==> flow/design.v <==
`timescale  1ns/1ps
module mac_manual #(
    parameter DATA_WIDTH = 16
)(
    input clk, ce, rst,
    input [DATA_WIDTH-1:0] a, b, 
    input [DATA_WIDTH-1:0] tmp,
    output reg [DATA_WIDTH-1:0] data_out
); 
    always @(posedge clk) begin
        if(rst) begin
            data_out <= 0;
        end
        else begin
            data_out <= (a * b) + tmp;
        end
    end
endmodule
`timescale 1ns/1ps
module shift_register #(
    parameter DATA_WIDTH = 16,
    parameter size = 3
)(
    input clk, ce, rst,
    input [DATA_WIDTH-1:0] data_in,
    output [DATA_WIDTH-1:0] data_out
);
    reg [DATA_WIDTH-1:0] tmp[size-1:0];
    generate
        genvar l;
        for (l = 0; l < size; l = l + 1) begin
            always @(posedge clk) begin
                if (rst) begin
                    tmp[l] <= 'd0;
                end
                else if (ce) begin
                    if (l == 'd0) begin
                        tmp[l] <= data_in;  
                    end
                    else begin
                        tmp[l] <= tmp[l-1];
                    end
                end
            end
        end
    assign data_out = tmp[size-1];
    endgenerate
endmodule
`timescale 1ns/1ps
module convolver #(
    parameter DATA_WIDTH = 8,
    parameter INPUT_SIZE = 28,
    parameter KERNEL_SIZE = 3,
    parameter STRIDE = 1
) (
    input clk, ce, global_rst, 
    input [DATA_WIDTH-1:0] myInput,
    input [(KERNEL_SIZE*KERNEL_SIZE)*DATA_WIDTH-1:0] weight,
    input [DATA_WIDTH-1:0] bias,
    output [DATA_WIDTH-1:0] conv_op,
    output reg valid_conv, end_conv
);
    wire [DATA_WIDTH-1:0] weight_tmp [KERNEL_SIZE*KERNEL_SIZE-1:0];
    wire [DATA_WIDTH-1:0] tmp [KERNEL_SIZE*KERNEL_SIZE+1:0];
    generate 
        genvar j;
        for (j = 0; j < KERNEL_SIZE*KERNEL_SIZE; j = j + 1) begin
            assign weight_tmp[j][DATA_WIDTH-1:0] = weight[j*DATA_WIDTH +: DATA_WIDTH];
        end
    endgenerate
    assign tmp[0] = {DATA_WIDTH{1'b0}};
    generate 
        genvar i;
        for (i = 0; i < KERNEL_SIZE*KERNEL_SIZE; i = i + 1) begin: MAC
            if ((i + 1) % KERNEL_SIZE == 0) begin
                if (i == KERNEL_SIZE*KERNEL_SIZE-1) begin
                    mac_manual #(.DATA_WIDTH(DATA_WIDTH)) mac (
                        .clk(clk),
                        .ce(ce),
                        .rst(global_rst),
                        .a(myInput),
                        .b(weight_tmp[i]),
                        .tmp(tmp[i]),
                        .data_out(tmp[i+1])
                    );
                assign conv_op = tmp[i+1] + bias;
                end else begin
                    wire [DATA_WIDTH-1:0] tmp2;
                    mac_manual #(.DATA_WIDTH(DATA_WIDTH)) mac (
                        .clk(clk),
                        .ce(ce),
                        .rst(global_rst),
                        .a(myInput),
                        .b(weight_tmp[i]),
                        .tmp(tmp[i]),
                        .data_out(tmp2)
                    );
                    shift_register #(.DATA_WIDTH(DATA_WIDTH), .size(INPUT_SIZE-KERNEL_SIZE)) sr (
                        .clk(clk),
                        .ce(ce),
                        .rst(global_rst),
                        .data_in(tmp2),
                        .data_out(tmp[i+1])
                    );
                end
            end else begin
                mac_manual #(.DATA_WIDTH(DATA_WIDTH)) mac (
                    .clk(clk),
                    .ce(ce),
                    .rst(global_rst),
                    .a(myInput),
                    .b(weight_tmp[i]),
                    .tmp(tmp[i]),
                    .data_out(tmp[i+1])
                );
            end
        end
    endgenerate
    reg [$clog2(INPUT_SIZE):0] row_counter;
    reg [$clog2(INPUT_SIZE):0] col_counter;
    reg [$clog2(INPUT_SIZE*INPUT_SIZE):0] cycle_counter;
    always @(posedge clk) begin
        if (global_rst) begin
            row_counter <= 0;
            col_counter <= 0;
            cycle_counter <= 0;
        end else if (ce) begin
            if (col_counter + STRIDE >= INPUT_SIZE) begin
                col_counter <= 0;
                if (row_counter + STRIDE >= INPUT_SIZE) begin
                    row_counter <= 0;
                end else begin
                    row_counter <= row_counter + STRIDE;
                end
            end else begin
                col_counter <= col_counter + STRIDE;
            end
            cycle_counter <= cycle_counter + 1;
        end
    end
    always @(posedge clk) begin
        if (global_rst) begin
            valid_conv <= 0;
        end else if (ce) begin
            if ((row_counter >= KERNEL_SIZE-1 && row_counter < INPUT_SIZE && 
                 (row_counter - (KERNEL_SIZE-1)) % STRIDE == 0) &&
                (col_counter >= KERNEL_SIZE-1 && col_counter < INPUT_SIZE && 
                 (col_counter - (KERNEL_SIZE-1)) % STRIDE == 0)) begin
                valid_conv <= 1;
            end else begin
                valid_conv <= 0;
            end
        end
    end
    always @(posedge clk) begin
        if (global_rst) begin
            end_conv <= 0;
        end else if (ce && cycle_counter >= INPUT_SIZE*INPUT_SIZE) begin
            end_conv <= 1;
        end else begin
            end_conv <= 0;
        end
    end
endmodule
`timescale 1ns/1ps
module relu_activation #(
    parameter DATA_WIDTH = 16
)(
    input [DATA_WIDTH-1:0] data_in,
    output [DATA_WIDTH-1:0] data_out
);
    assign data_out = (data_in[DATA_WIDTH-1] == 1) ? 0 : data_in;
endmodule
`timescale 1ns / 1ps
module comparator2 #(
    parameter DATA_WIDTH = 16,
    parameter POOL_TYPE = 1
    )(
    input ce,
    input [DATA_WIDTH-1:0] in1,
    input [DATA_WIDTH-1:0] in2,
    output [DATA_WIDTH-1:0] comp_op
    ); 
    reg [DATA_WIDTH-1:0] temp;
    assign comp_op = ce ? temp : 'd0;
    always@(*)
    begin
        if(POOL_TYPE == 0)
        begin
            temp = in1 + in2;        
        end
        else begin
            temp = (in1 > in2) ? in1 : in2;
        end
    end
endmodule
`timescale 1ns / 1ps
module max_reg #(parameter DATA_WIDTH = 16) (
    input clk,
    input ce,
    input [DATA_WIDTH-1:0] data_in,
    input rst_m,
    input master_rst,
    output reg [DATA_WIDTH-1:0] reg_op
    );
    always@(posedge clk) 
    begin
    	if(master_rst)
    		reg_op <= 0;
    	else 
        begin
            if(ce) 
            begin
		   	  if(rst_m) begin
		    	 reg_op <=0;
		      end
		      else begin
		    	 reg_op <= data_in;
			 end
		    end
		end
	end
endmodule
`timescale 1ns / 1ps
module input_mux #(
    parameter DATA_WIDTH = 8
)(
    input [DATA_WIDTH-1:0] in1,
    input [DATA_WIDTH-1:0] in2,
    input [1:0] sel,
    output [DATA_WIDTH-1:0] op
    );
    assign op = (sel == 2'b01) ? in1 : ((sel == 2'b00) ? in2: 0);
endmodule
`timescale 1ns / 1ps
module control_logic2 #(
    parameter INPUT_SIZE = 9'h004,    
    parameter POOL_SIZE = 9'h002     
)(
    input clk,             
    input master_rst,       
    input ce,            
    output reg [1:0] sel, 
    output reg rst_m,     
    output reg op_en,      
    output reg load_sr,    
    output reg global_rst,  
    output reg end_op       
);
    integer row_count;
    integer col_count;
    integer count;
    integer nbgh_row_count;
    always @(posedge clk) begin
        if (master_rst) begin
            sel <= 2'b00;
            load_sr <= 0;
            rst_m <= 0;
            op_en <= 0;
            global_rst <= 1;
            end_op <= 0;
        end else begin
            if (((col_count + 1) % POOL_SIZE != 0) && (row_count == POOL_SIZE - 1) && 
                (col_count == POOL_SIZE * count + (POOL_SIZE - 2)) && ce) begin
                op_en <= 1;
            end else begin
                op_en <= 0;
            end
            if (ce) begin
                if ((nbgh_row_count == INPUT_SIZE / POOL_SIZE) && (count == INPUT_SIZE / POOL_SIZE - 1) &&
                    ((col_count + 1) % POOL_SIZE != 0) && (row_count == POOL_SIZE - 1) &&
                    (col_count == POOL_SIZE * count + (POOL_SIZE - 2))) begin
                    end_op <= 1;
                end
                if (((col_count + 1) % POOL_SIZE != 0) && (col_count == INPUT_SIZE - 2) && 
                    (row_count == POOL_SIZE - 1)) begin
                    global_rst <= 1;
                end else begin
                    global_rst <= 0;
                end
                if ((((col_count + 1) % POOL_SIZE == 0) && (count != INPUT_SIZE / POOL_SIZE - 1) && 
                    (row_count != POOL_SIZE - 1)) || ((col_count == INPUT_SIZE - 1) && 
                    (row_count == POOL_SIZE - 1))) begin
                    rst_m <= 1;
                end else begin
                    rst_m <= 0;
                end
                if (((col_count + 1) % POOL_SIZE != 0) && (col_count == INPUT_SIZE - 2) && 
                    (row_count == POOL_SIZE - 1)) begin
                    sel <= 2'b10;
                end else if ((((col_count) % POOL_SIZE == 0) && (count == INPUT_SIZE / POOL_SIZE - 1) && 
                            (row_count != POOL_SIZE - 1)) || 
                           (((col_count) % POOL_SIZE == 0) && (count != INPUT_SIZE / POOL_SIZE - 1) && 
                            (row_count == POOL_SIZE - 1))) begin
                    sel <= 2'b01;
                end else begin
                    sel <= 2'b00;
                end
                if ((((col_count + 1) % POOL_SIZE == 0) && (count == INPUT_SIZE / POOL_SIZE - 1)) || 
                    (((col_count + 1) % POOL_SIZE == 0) && (count != INPUT_SIZE / POOL_SIZE - 1))) begin
                    load_sr <= 1;
                end else begin
                    load_sr <= 0;
                end
            end
        end
    end
    always @(posedge clk) begin
        if (master_rst) begin
            row_count <= 0;
            col_count <= 32'hffffffff;
            count <= 32'hffffffff;
            nbgh_row_count <= 0;
        end else if (ce) begin
            if (global_rst) begin
                row_count <= 0;
                col_count <= 0;
                count <= 0;
                nbgh_row_count <= nbgh_row_count + 1;
            end else begin
                if (((col_count + 1) % POOL_SIZE == 0) && (count == INPUT_SIZE / POOL_SIZE - 1) && 
                    (row_count != POOL_SIZE - 1)) begin
                    col_count <= 0;
                    row_count <= row_count + 1;
                    count <= 0;
                end else begin
                    col_count <= col_count + 1;
                    if (((col_count + 1) % POOL_SIZE == 0) && (count != INPUT_SIZE / POOL_SIZE - 1)) begin
                        count <= count + 1;
                    end
                end
            end
        end
    end
endmodule
`timescale 1ns / 1ps
module pooler #(
    parameter INPUT_SIZE = 9'h004,               
    parameter POOL_SIZE = 9'h002,                
    parameter DATA_WIDTH = 16,                   
    parameter POOL_TYPE = 1                      
)(
    input clk,                                   
    input ce,                                    
    input master_rst,                            
    input [DATA_WIDTH-1:0] data_in,             
    output [DATA_WIDTH-1:0] data_out,           
    output valid_op,                             
    output end_op                                
);
    wire rst_m;                               
    wire load_sr;                              
    wire global_rst;                            
    wire [1:0] sel;                            
    wire [DATA_WIDTH-1:0] comp_op;              
    wire [DATA_WIDTH-1:0] sr_op;                
    wire [DATA_WIDTH-1:0] max_reg_op;            
    wire [DATA_WIDTH-1:0] div_op;               
    wire [DATA_WIDTH-1:0] mux_out;             
    control_logic2 #(.INPUT_SIZE(INPUT_SIZE), .POOL_SIZE(POOL_SIZE)) control_logic_inst (
        .clk(clk),
        .master_rst(master_rst),
        .ce(ce),
        .sel(sel),
        .rst_m(rst_m),
        .op_en(valid_op),
        .load_sr(load_sr),
        .global_rst(global_rst),
        .end_op(end_op)
    );
    comparator2 #(
        .DATA_WIDTH(DATA_WIDTH),
        .POOL_TYPE(POOL_TYPE)
    ) comparator_inst (
        .ce(ce),
        .in1(data_in),
        .in2(mux_out),
        .comp_op(comp_op)
    );
    max_reg #(
        .DATA_WIDTH(DATA_WIDTH)
    ) max_reg_inst (
        .clk(clk),
        .ce(ce),
        .data_in(comp_op),
        .rst_m(rst_m),
        .master_rst(master_rst),
        .reg_op(max_reg_op)
    );
    shift_register #(
        .DATA_WIDTH(DATA_WIDTH),
        .size(INPUT_SIZE / POOL_SIZE)
    ) shift_register_inst (
        .clk(clk),
        .ce(load_sr),
        .rst(global_rst && master_rst),
        .data_in(comp_op),
        .data_out(sr_op)
    );
    input_mux #(
        .DATA_WIDTH(DATA_WIDTH)
    ) mux_inst (
        .in1(sr_op),           
        .in2(max_reg_op),     
        .sel(sel),             
        .op(mux_out)      
    );
    assign div_op = max_reg_op / (POOL_SIZE * POOL_SIZE);
    assign data_out = POOL_TYPE ? max_reg_op : div_op;
endmodule
`timescale 1ns/1ps
module layer #(
    parameter DATA_WIDTH = 8,                  
    parameter INPUT_SIZE = 28,                  
    parameter KERNEL_SIZE = 3,                
    parameter POOL_SIZE = 2,                    
    parameter STRIDE = 1,                          
    parameter ACTIVATION_TYPE = 1'b1,        
    parameter POOL_TYPE = 1'b1                     
)(
    input clk, global_rst, ce,
    input [DATA_WIDTH-1:0] myInput,
    input [KERNEL_SIZE*KERNEL_SIZE*DATA_WIDTH-1:0] weight,
    input [DATA_WIDTH-1:0] bias,
    output [DATA_WIDTH-1:0] data_out,
    output valid_op, 
    output end_op
);
    wire[DATA_WIDTH-1:0] conv_op;
    wire [DATA_WIDTH-1:0] act_op;
    wire valid_conv, end_conv;
    wire valid_pooling;
    assign valid_pooling = valid_conv && (!end_conv);
    convolver #(
        .DATA_WIDTH(DATA_WIDTH), 
        .INPUT_SIZE(INPUT_SIZE), 
        .KERNEL_SIZE(KERNEL_SIZE), 
        .STRIDE(STRIDE)
    ) conv(
        .clk(clk),
        .ce(ce),
        .global_rst(global_rst),
        .myInput(myInput),
        .weight(weight),
        .bias(bias),
        .conv_op(conv_op),
        .valid_conv(valid_conv),
        .end_conv(end_conv)
    );
    relu_activation #(.DATA_WIDTH(DATA_WIDTH)) relu_act(
        .data_in(conv_op),
        .data_out(act_op)
    );
    pooler #(
        .INPUT_SIZE(INPUT_SIZE-KERNEL_SIZE+1),
        .POOL_SIZE(POOL_SIZE), 
        .DATA_WIDTH(DATA_WIDTH), 
        .POOL_TYPE(POOL_TYPE)
    ) max_pooling(
        .clk(clk),
        .ce(valid_pooling),
        .master_rst(global_rst),
        .data_in(act_op),
        .data_out(data_out),
        .valid_op(valid_op),
        .end_op(end_op)
    );
endmodule
Step by step through the tools: layer
Tool output for the design above, in the order of the flow.
Line numbers count from 1 in the design file above.
Cell names lack the library's common part.
{ "design": {"design": "layer", "clock_port": "clk", "cell_library": "sky130hd", "pvt_corner": "tt_025C_1v80"} }

Word level
Yosys after proc, flatten, opt, wreduce and memory -nomap, before mapping. Print and check cells are not counted. Equal cells are merged and count once.
{ "word_totals": {"regBits": 744} }
{ "op_classes": {"add_sub_neg": 16, "n_mul": 9, "cmp": 8, "equal": 9, "mux": 23, "logic": 2, "n_reduce_logical": 39} }
{ "op_table": {"columns": ["cell", "n"], "rows": [
  ["multiplier 8 x 8 -> 8 bit", 9],
  ["2-to-1 mux 32 bit", 7],
  ["adder 32 x 2 -> 32 bit with constant B", 4],
  ["adder 8 bit", 9],
  ["== test 32 x 5 -> 1 bit with constant B", 2],
  ["== test 32 x 6 -> 1 bit with constant B", 2],
  ["zero test 32 bit", 2],
  ["2-to-1 mux 8 bit", 5],
  ["== test 32 x 2 -> 1 bit with constant B", 1],
  ["!= test 32 x 2 -> 1 bit with constant B", 1],
  ["== test 32 bit", 1],
  ["greater-or-equal comparator 32 x 5 -> 1 bit with constant B", 1],
  ["!= test 32 x 5 -> 1 bit with constant B", 1],
  ["nonzero test 32 bit", 1],
  ["logical AND 1 bit", 24],
  ["adder 6 x 1 -> 7 bit with constant B", 2],
  ["greater-or-equal comparator 6 x 2 -> 1 bit with constant B", 2],
  ["less-than comparator 6 x 5 -> 1 bit with constant B", 2],
  ["2-to-1 mux 6 bit", 2],
  ["adder 11 x 1 -> 11 bit with constant B", 1],
  ["greater-or-equal comparator 11 x 10 -> 1 bit with constant B", 1],
  ["AND reduction 2 bit", 5],
  ["> comparator 7 x 8 -> 1 bit", 1],
  ["greater-or-equal comparator 7 x 5 -> 1 bit with constant B", 1],
  ["2-to-1 mux 7 bit", 1],
  ["2-to-1 mux 1 bit", 7],
  ["logical OR 1 bit", 3],
  ["nonzero test 3 bit", 1]
]} }
Not listed: further kinds 6, cells in them 7.

Depth
Longest topological path by Yosys (ltp), each cell counted once; first at word level (registers and memories cut), then after technology mapping (sequential cells cut; the memories' decode and read muxes count).
{ "depth": {"ltp_word": 7, "ABC_AREA": 0, "ltp_mapped": 20, "mapped_depth_nobuf": 17} }

After synthesis
The flow's flattened synthesis, as Yosys stat reports it; memories are mapped. The netlist is that of the ABC_AREA named above (0 if unset); the other value can give another one.
{ "synth_totals": {"stdcells": 4086, "mapped_area_um2": 38172.9, "seqArea_um2": 14894.3, "ff_cells": 744, "n_buf": 222} }
{ "by_type": {"columns": ["cell_type", "n"], "rows": [
  ["dfxtp_1", 744],
  ["mux2i_1", 502],
  ["fa_1", 157],
  ["nor2_1", 645],
  ["ha_1", 180],
  ["xnor2_1", 164],
  ["inv_1", 342],
  ["xor2_1", 130],
  ["nand2_1", 285],
  ["and2_1", 137],
  ["clkbuf_1", 153],
  ["o21ai_0", 89],
  ["a21oi_1", 69],
  ["nand4_1", 47],
  ["nor2b_1", 47],
  ["nor4_1", 44],
  ["nand3_1", 53],
  ["buf_1", 53]
]} }
Other cell types: 59; their cells: 245.
The figures by module come from a second, unflattened synthesis with its own total; it is not the netlist above.
{ "unflattened": {"hier_cells": 4076, "hier_area_um2": 39395.3} }
Each row is one instance without its submodules.
{ "by_module": {"columns": ["mod", "instances", "cells", "area_um2", "mod_seq_area_um2"], "rows": [
  ["shift_register", 2, 644, 7191.9, 4003.8],
  ["mac_manual (DATA_WIDTH=8)", 9, 141, 1275.0, 160.2],
  ["control_logic2", 1, 893, 7380.8, 2702.6],
  ["shift_register", 1, 336, 3707.3, 2082.0],
  ["convolver", 1, 185, 1574.0, 500.5],
  ["max_reg (DATA_WIDTH=8)", 1, 34, 340.3, 160.2],
  ["comparator2", 1, 42, 334.1, 0.0],
  ["input_mux (DATA_WIDTH=8)", 1, 18, 125.1, 0.0],
  ["relu_activation (DATA_WIDTH=8)", 1, 9, 55.1, 0.0],
  ["layer", 1, 1, 13.8, 0.0],
  ["pooler", 1, 1, 6.3, 0.0]
]} }

Path before layout
OpenSTA on the mapped netlist: ideal clock, no wires. The path of least setup slack (recovery checks aside). Input and output delay are each 20% of the period. Register names are those of the netlist, which keeps one name where synthesis merged equal registers.
{ "synth_path": {"path_kind": "input port to flip-flop", "from": "input port myInput[3]", "to": "register conv.MAC[8].genblk1.genblk1.mac.data_out[7]", "clock_period_ns": 5.0, "setup_time_ns": 0.128, "launch_ns": 1.000, "t_arrival_ns": 4.862, "required_ns": 4.872, "path_slack_ns": 0.011, "path_delay_ns": 3.990, "driving_pins": 17, "path_buffers": 3, "synth_period_reached_ns": 4.989} }
"path_delay_ns" is the arrival time less input delay plus setup time.
"driving_pins" counts driving pins, that of a launching flip-flop among them; a cell with two outputs on the path counts twice.
"synth_period_reached_ns" is the clock period less the worst setup slack; recovery checks do not enter. This is arithmetic on one report: input and output delays are still those of the set period (20% each).
The rows between start and end are the longest chain of elaborated cells between them; the timing report does not say that the signal goes this way. Where chains are equally long, one stands for them.
Each line given opens the expression or statement behind the cell; cells for indexed reads and writes are added by Yosys, which also makes memories of some case tables.
{ "synth_via": {"path_cell_list": "clkbuf_1 -> clkbuf_1 -> clkbuf_1 -> nand2_1 -> fa_1 -> inv_1 -> fa_1 -> ha_1 -> inv_1 -> fa_1 -> inv_1 -> fa_1 -> a21o_1 -> a21oi_1 -> xnor2_1 -> xnor2_1 -> nor2_1", "elab_chain_cells": 2} }
{ "synth_rtl": {"columns": ["item", "line", "source"], "rows": [
  ["from (decl)", 422, "input [DATA_WIDTH-1:0] myInput,"],
  ["multiplier 8 x 8 -> 8 bit", 15, "data_out <= (a * b) + tmp;"],
  ["adder 8 bit", 15, null],
  ["to (assign)", 12, "data_out <= 0;"],
  ["to (assign)", 15, null],
  ["to (decl)", 8, "output reg [DATA_WIDTH-1:0] data_out"]
]} }

Worst path after layout
Path of least setup slack in the final report of stored run 1 (OpenROAD, finished layout, wires in). Where an end is a register, its clock arrival counts in the times.
{ "layout_path": {"path_kind": "input port to flip-flop", "from": "input port weight[33]", "to": "register conv.MAC[4].genblk1.mac.data_out[7]", "clock_period_ns": 4.32, "setup_time_ns": 0.14, "launch_ns": 0.86, "t_arrival_ns": 4.57, "required_ns": 4.79, "path_slack_ns": 0.23, "driving_pins": 15, "path_buffers": 1} }
The rows between start and end are the longest chain of elaborated cells between them; the timing report does not say that the signal goes this way. Where chains are equally long, one stands for them.
{ "layout_via": {"path_cell_list": "clkdlybuf4s50_1 -> nand2_1 -> fa_1 -> fa_1 -> inv_1 -> ha_1 -> inv_1 -> fa_1 -> fa_1 -> inv_1 -> a21o_1 -> a21oi_2 -> xnor2_1 -> xnor2_1 -> nor2_1", "elab_chain_cells": 2} }
{ "layout_rtl": {"columns": ["item", "line", "source"], "rows": [
  ["from (decl)", 423, "input [KERNEL_SIZE*KERNEL_SIZE*DATA_WIDTH-1:0] weight,"],
  ["multiplier 8 x 8 -> 8 bit", 15, "data_out <= (a * b) + tmp;"],
  ["adder 8 bit", 15, null],
  ["to (assign)", 12, "data_out <= 0;"],
  ["to (assign)", 15, null],
  ["to (decl)", 8, "output reg [DATA_WIDTH-1:0] data_out"]
]} }

Ticket comment

Measured data: module layer, platform sky130hd, 4 stored runs of the flow under differing settings, order arbitrary. Input and output delays are each 20% of the period that was set; the output load is 0.01 pF.
By "power_total_w" is meant OpenSTA's value without simulated activity: inputs other than the clock are taken to toggle once in ten clock periods, and the tool carries that through the logic.
[
  {
    "run": "stored run 1",
    "settings": { "CORE_UTILIZATION": 40, "period_ns": 4.32, "CAP_MARGIN": 20, "CORE_MARGIN": 2, "SLEW_MARGIN": 20 },
    "results": { "synth_area_um2": 38172.9, "die_um2": 97918.9, "fin_util_pct": 46.8, "ws_setup_ns": 0.229, "total_negative_slack_ns": 0.000, "holdWs_ns": 0.465, "power_total_w": 0.019982 }
  },
  {
    "run": "stored run 2",
    "settings": { "CAP_MARGIN": 5, "CELL_PAD_IN_SITES_GLOBAL_PLACEMENT": 3, "CORE_MARGIN": 2, "CORE_UTILIZATION": 30, "CTS_CLUSTER_DIAMETER": 251, "PLACE_DENSITY_LB_ADDON": 0.22, "SLEW_MARGIN": 10, "period_ns": 4.14 },
    "results": { "synth_area_um2": 38172.9, "die_um2": 130112.0, "fin_util_pct": 36.2, "ws_setup_ns": 0.171, "total_negative_slack_ns": 0.000, "holdWs_ns": 0.459, "power_total_w": 0.022124 }
  },
  {
    "run": "stored run 3",
    "settings": { "CAP_MARGIN": 30, "CELL_PAD_IN_SITES_GLOBAL_PLACEMENT": 1, "CORE_UTILIZATION": 40, "CTS_CLUSTER_SIZE": 54, "HOLD_SLACK_MARGIN": 0.21, "MIN_ROUTING_LAYER": "met2", "period_ns": 5.0, "CORE_MARGIN": 2, "SLEW_MARGIN": 20 },
    "results": { "synth_area_um2": 38172.9, "die_um2": 97918.9, "fin_util_pct": 46.1, "ws_setup_ns": 0.611, "total_negative_slack_ns": 0.000, "holdWs_ns": 0.466, "power_total_w": 0.017244 }
  },
  {
    "run": "stored run 4",
    "settings": { "CORE_UTILIZATION": 40, "period_ns": 5.0, "CAP_MARGIN": 20, "CORE_MARGIN": 2, "SLEW_MARGIN": 20 },
    "results": { "synth_area_um2": 38172.9, "die_um2": 97918.9, "fin_util_pct": 45.9, "ws_setup_ns": 0.567, "total_negative_slack_ns": 0.000, "holdWs_ns": 0.470, "power_total_w": 0.016907 }
  }
]
